==> flow/design.v <==
module CRC(
input           clk,         
input           rst_n,       
input  [23:0]   Din,         
input           valid,       
input  [15:0]   size,        
output [14:0]   checksum,    
output          done         
);
reg [5:0] shift_count;       
reg [5:0] limit;             
wire [1:0] extra;            
wire [4:0] offset;           
wire finish;                 
reg [15:0] crc;                                    
localparam [15:0] polynomial = 16'b1100010110011001;      
reg CS, NS;
parameter IDLE = 1'b0, FIND = 1'b1;
always @(posedge clk or negedge rst_n)
begin
 if(~rst_n)
  CS <= IDLE;
 else CS <= NS;
end
always @(posedge clk)
begin
 case(CS)
  IDLE:
  begin
   crc <= (valid) ? (Din >> offset) : 16'hffff;             
   shift_count <= 0;
  end
  FIND:
  begin
  if(crc[15] == 1'b0)                                              
  begin                                                            
   if(shift_count < offset)                                        
    crc <= {crc[14:0],Din[offset - (shift_count + 6'd1)]};            
   else crc <= crc << 1;
   shift_count <= shift_count + 6'd1;
  end
  else crc <= crc ^ polynomial;                                    
  end
 endcase
end
always @(*)
begin
 limit = 6'd15 + offset;
 case(CS)
  IDLE:
  begin
   if(valid)
    NS = FIND;
   else NS = IDLE;
  end
  FIND:
  begin
   if(finish)
    NS = IDLE;
   else NS = FIND;
  end
  default: NS = IDLE;
 endcase
end
assign extra = size[2:0] - 3'd2;
assign offset = {extra, 3'b000};
assign finish = ((shift_count == limit) && (crc[15] == 1'b0)) ? 1'b1 : 1'b0;
assign done = (CS == FIND) && finish;
assign checksum = crc[14:0];
endmodule
==> From RTL to reports: CRC <==
Tool output for the design above, in the order of the flow.
Line numbers count from 1 in the design file above.
Operators: Yosys type, input widths -> output width; for muxes data width and select width s.
{ "design": {"top": "CRC", "clk_port": "clk", "lib": "sky130hd", "pvt_corner": "tt_025C_1v80"} }

==> After elaboration <==
Counts by Yosys on the flattened word-level netlist (proc, flatten, opt, wreduce; memories kept). Register bits leave out memories and registers merged into their read ports (data or address). Print and check cells are left out. Cells with the same type and inputs are merged into one.
{ "bits": {"reg_bits": 23, "input_bits": 43, "out_inout_bits": 16, "elab_cells": 28} }
{ "classes": {"addsub": 4, "n_cmp": 1, "eq_ne": 2, "shifts": 2, "n_mux": 10, "bitwise": 3, "n_reduce_logical": 2} }
{ "op_table": {"columns": ["operator", "n"], "rows": [
  ["$pmux 16 s2", 1],
  ["$mux 16", 2],
  ["$shr 24x5->16", 1],
  ["$shiftx 24x6->1", 1],
  ["$pmux 6 s2", 1],
  ["$not 8->8", 1],
  ["$add 4x5->6 const A", 1],
  ["$sub 5x6->6", 1],
  ["$add 6x1->6 const B", 1],
  ["$lt 6x5->1", 1],
  ["$eq 6x6->1", 1],
  ["$mux 6", 1],
  ["$mux 1", 4],
  ["$logic_and 1x1->1", 2],
  ["$not 1->1", 2],
  ["$sub 2x2->2 const B", 1],
  ["$ne 2x2->1 const B", 1],
  ["$pmux 1 s2", 1]
]} }

==> Depth <==
Longest topological path by Yosys (ltp), each cell counted once; first at word level (registers and memories cut), then after technology mapping (sequential cells cut; the memories' decode and read muxes count).
{ "logic_depth": {"ltp_word": 7, "ABC_AREA": 0, "mapped_depth": 9, "mapped_depth_nobuf": 8} }

==> Mapped cells and area <==
Yosys stat after the flow's synthesis: flattened, memories mapped to cells. It holds for the ABC_AREA given above (unset counts as 0); a run with the other value may have another netlist.
{ "types": {"columns": ["type", "n", "type_area_um2"], "rows": [
  ["sky130_fd_sc_hd__edfxtp_1", 14, 420.403],
  ["sky130_fd_sc_hd__dfxtp_1", 8, 160.154],
  ["sky130_fd_sc_hd__mux2i_1", 14, 140.134],
  ["sky130_fd_sc_hd__buf_4", 15, 112.608],
  ["sky130_fd_sc_hd__mux4_2", 5, 112.608],
  ["sky130_fd_sc_hd__a21oi_1", 13, 65.062],
  ["sky130_fd_sc_hd__nand2_1", 17, 63.811],
  ["sky130_fd_sc_hd__ha_1", 5, 62.56],
  ["sky130_fd_sc_hd__a311oi_1", 7, 61.309],
  ["sky130_fd_sc_hd__nor2_1", 12, 45.043],
  ["sky130_fd_sc_hd__o21ai_0", 9, 45.043],
  ["sky130_fd_sc_hd__nor2b_1", 6, 37.536],
  ["sky130_fd_sc_hd__o21a_1", 5, 37.536],
  ["sky130_fd_sc_hd__nand3_1", 7, 35.034],
  ["sky130_fd_sc_hd__xnor2_1", 4, 35.034],
  ["sky130_fd_sc_hd__xor2_1", 4, 35.034],
  ["sky130_fd_sc_hd__mux2_2", 3, 33.782],
  ["sky130_fd_sc_hd__clkbuf_1", 8, 30.029]
]} }
Other cell types: 22; their cells: 37.
{ "synth_totals": {"mapped_cells": 193, "yosys_area_um2": 1813.0, "seq_area_um2": 605.6, "ff_cells": 23, "buf_cells": 29} }

==> Path before layout <==
Path of least setup slack by OpenSTA after synthesis, without wires, with an ideal clock, recovery checks aside; 20% of the period is set as input and as output delay. Where synthesis merged equal registers, the netlist keeps one of their names.
{ "synth_path": {"kind": "input to output", "startpoint": "input port size[1]", "endpoint": "output port done", "clock_period_ns": 5.5, "input_delay_ns": 1.100, "out_delay_ns": 1.100, "launch_ns": 1.100, "t_arrival_ns": 2.309, "t_required_ns": 4.400, "slack_ns": 2.091, "delay_ns": 1.209, "driving_pins": 5, "n_path_buf": 1, "synth_period_reached_ns": 3.409} }
"delay_ns" = arrival - input delay + setup time.
A path that ends at an output port has no setup time.
"driving_pins": output pins that drive a net of the path, with the launching flip-flop's if there is one; two outputs of one cell count as two.
"synth_period_reached_ns" = period - worst setup slack (recovery checks aside). The figure is calculated, with input and output delays left at 20% of the set period.
Between the ends stands the longest chain of elaborated cells between them, by number of cells; it is not shown to be the way that was timed. Of several equally long chains one is given.
Each line given opens the expression or statement behind the cell; cells for indexed reads and writes are added by Yosys, which also makes memories of some case tables.
{ "synth_between": {"cell_sequence": "sky130_fd_sc_hd__buf_2 -> sky130_fd_sc_hd__inv_2 -> sky130_fd_sc_hd__ha_1 -> sky130_fd_sc_hd__xor2_1 -> sky130_fd_sc_hd__nor4_1", "elab_chain_len": 6, "cone_cells": 6, "lines_between": 4, "cone_classes": "add/sub: 2; eq/ne: 1; mux: 1; reduce/logical: 2"} }
{ "synth_rtl": {"columns": ["item", "line", "rtl"], "rows": [
  ["start, declared", 6, "input  [15:0]   size,"],
  ["$sub 2x2->2", 65, "assign extra = size[2:0] - 3'd2;"],
  ["$add 4x5->6", 48, "limit = 6'd15 + offset;"],
  ["$eq 6x6->1", 67, "assign finish = ((shift_count == limit) && (crc[15] == 1'b0)) ? 1'b1 : 1'b0;"],
  ["$logic_and 1x1->1", 67, null],
  ["$mux 1", 67, null],
  ["$logic_and 1x1->1", 68, "assign done = (CS == FIND) && finish;"],
  ["end, declared", 8, "output          done"]
]} }

==> Timing after layout <==
Path of least setup slack in the final report of record 1 (OpenROAD, finished layout, wires in). Where an end is a register, its clock arrival counts in the times.
{ "layout_path": {"kind": "input to output", "startpoint": "input port size[1]", "endpoint": "output port done", "clock_period_ns": 5.5, "input_delay_ns": 1.10, "out_delay_ns": 1.10, "launch_ns": 1.10, "t_arrival_ns": 3.35, "t_required_ns": 4.40, "slack_ns": 1.05, "driving_pins": 7, "n_path_buf": 3} }
Between the ends stands the longest chain of elaborated cells between them, by number of cells; it is not shown to be the way that was timed. Of several equally long chains one is given.
{ "layout_between": {"cell_sequence": "sky130_fd_sc_hd__clkdlybuf4s50_1 -> sky130_fd_sc_hd__buf_4 -> sky130_fd_sc_hd__inv_2 -> sky130_fd_sc_hd__ha_1 -> sky130_fd_sc_hd__xor2_1 -> sky130_fd_sc_hd__nor4_1 -> sky130_fd_sc_hd__clkdlybuf4s50_1", "elab_chain_len": 6, "cone_cells": 6, "lines_between": 4, "cone_classes": "add/sub: 2; eq/ne: 1; mux: 1; reduce/logical: 2"} }
{ "layout_rtl": {"columns": ["item", "line", "rtl"], "rows": [
  ["start, declared", 6, "input  [15:0]   size,"],
  ["$sub 2x2->2", 65, "assign extra = size[2:0] - 3'd2;"],
  ["$add 4x5->6", 48, "limit = 6'd15 + offset;"],
  ["$eq 6x6->1", 67, "assign finish = ((shift_count == limit) && (crc[15] == 1'b0)) ? 1'b1 : 1'b0;"],
  ["$logic_and 1x1->1", 67, null],
  ["$mux 1", 67, null],
  ["$logic_and 1x1->1", 68, "assign done = (CS == FIND) && finish;"],
  ["end, declared", 8, "output          done"]
]} }

Memo
Re: implementation data of CRC

CRC through Yosys and OpenROAD on sky130hd: 4 stored runs, unordered, with their settings and measured results. The constraints put input and output delay at 20% of the set period each and load the outputs with 0.01 pF.
By "period reached" is meant the clock period of the run minus its worst setup slack. This is arithmetic on one report: input and output delays are still those of the set period (20% each).
By "worst setup path time" is meant the share of the clock period that the worst setup path is allowed (20% is reserved at inputs, 20% at outputs), minus its slack. Clock arrival times at its registers enter into it.
By "total power after layout" is meant OpenSTA's value without simulated activity: inputs other than the clock are taken to toggle once in ten clock periods, and the tool carries that through the logic.

==> record 1: settings <==
{ "CORE_MARGIN": 7, "CORE_UTILIZATION": 42, "CTS_CLUSTER_SIZE": 46, "GPL_ROUTABILITY_DRIVEN": 0, "MAX_ROUTING_LAYER": "met4", "PLACE_DENSITY_LB_ADDON": 0.1, "SLEW_MARGIN": 25, "period_ns": 5.5, "CAP_MARGIN": 20 }
==> record 1: results <==
chip area in the Yosys report: 1813.0 um2
overall die area: 6352.1 um2
area of the standard cells in the finished layout: 2198.4 um2
utilization in the final report: 0.538
worst setup slack after layout: 1.048 ns
setup TNS: 0.000 ns
worst hold slack in the final report: 0.501 ns
total power after layout: 1175 uW
period reached: 4.452 ns
worst setup path time: 2.25 ns
critical path kind: input to output

==> record 2: settings <==
{ "CELL_PAD_IN_SITES_GLOBAL_PLACEMENT": 2, "GPL_TIMING_DRIVEN": 0, "HOLD_SLACK_MARGIN": 0.2, "period_ns": 5.5, "CAP_MARGIN": 20, "CORE_MARGIN": 2, "CORE_UTILIZATION": 40, "SLEW_MARGIN": 20 }
==> record 2: results <==
chip area in the Yosys report: 1813.0 um2
overall die area: 5087.3 um2
area of the standard cells in the finished layout: 2364.8 um2
utilization in the final report: 0.543
worst setup slack after layout: 0.893 ns
setup TNS: 0.000 ns
worst hold slack in the final report: 0.487 ns
total power after layout: 1293 uW
period reached: 4.607 ns
worst setup path time: 2.41 ns
critical path kind: input to output

==> record 3: settings <==
{ "CORE_UTILIZATION": 19, "CTS_CLUSTER_DIAMETER": 283, "GPL_TIMING_DRIVEN": 1, "PLACE_DENSITY_LB_ADDON": 0.16, "period_ns": 3.9, "CAP_MARGIN": 20, "CORE_MARGIN": 2, "SLEW_MARGIN": 20 }
==> record 3: results <==
chip area in the Yosys report: 1813.0 um2
overall die area: 10339.8 um2
area of the standard cells in the finished layout: 2304.7 um2
utilization in the final report: 0.249
worst setup slack after layout: 0.345 ns
setup TNS: 0.000 ns
worst hold slack in the final report: 0.500 ns
total power after layout: 1679 uW
period reached: 3.555 ns
worst setup path time: 2.00 ns
critical path kind: input to output

==> record 4: settings <==
{ "ABC_AREA": 0, "CAP_MARGIN": 10, "CORE_MARGIN": 5, "CORE_UTILIZATION": 18, "CTS_CLUSTER_SIZE": 91, "GPL_ROUTABILITY_DRIVEN": 0, "GPL_TIMING_DRIVEN": 0, "MIN_ROUTING_LAYER": "met1", "PLACE_DENSITY_LB_ADDON": 0.16, "SLEW_MARGIN": 5, "period_ns": 7.77 }
==> record 4: results <==
chip area in the Yosys report: 1813.0 um2
overall die area: 12179.3 um2
area of the standard cells in the finished layout: 2466.1 um2
utilization in the final report: 0.251
worst setup slack after layout: 2.112 ns
setup TNS: 0.000 ns
worst hold slack in the final report: 0.504 ns
total power after layout: 918.7 uW
period reached: 5.658 ns
worst setup path time: 2.55 ns
critical path kind: input to output
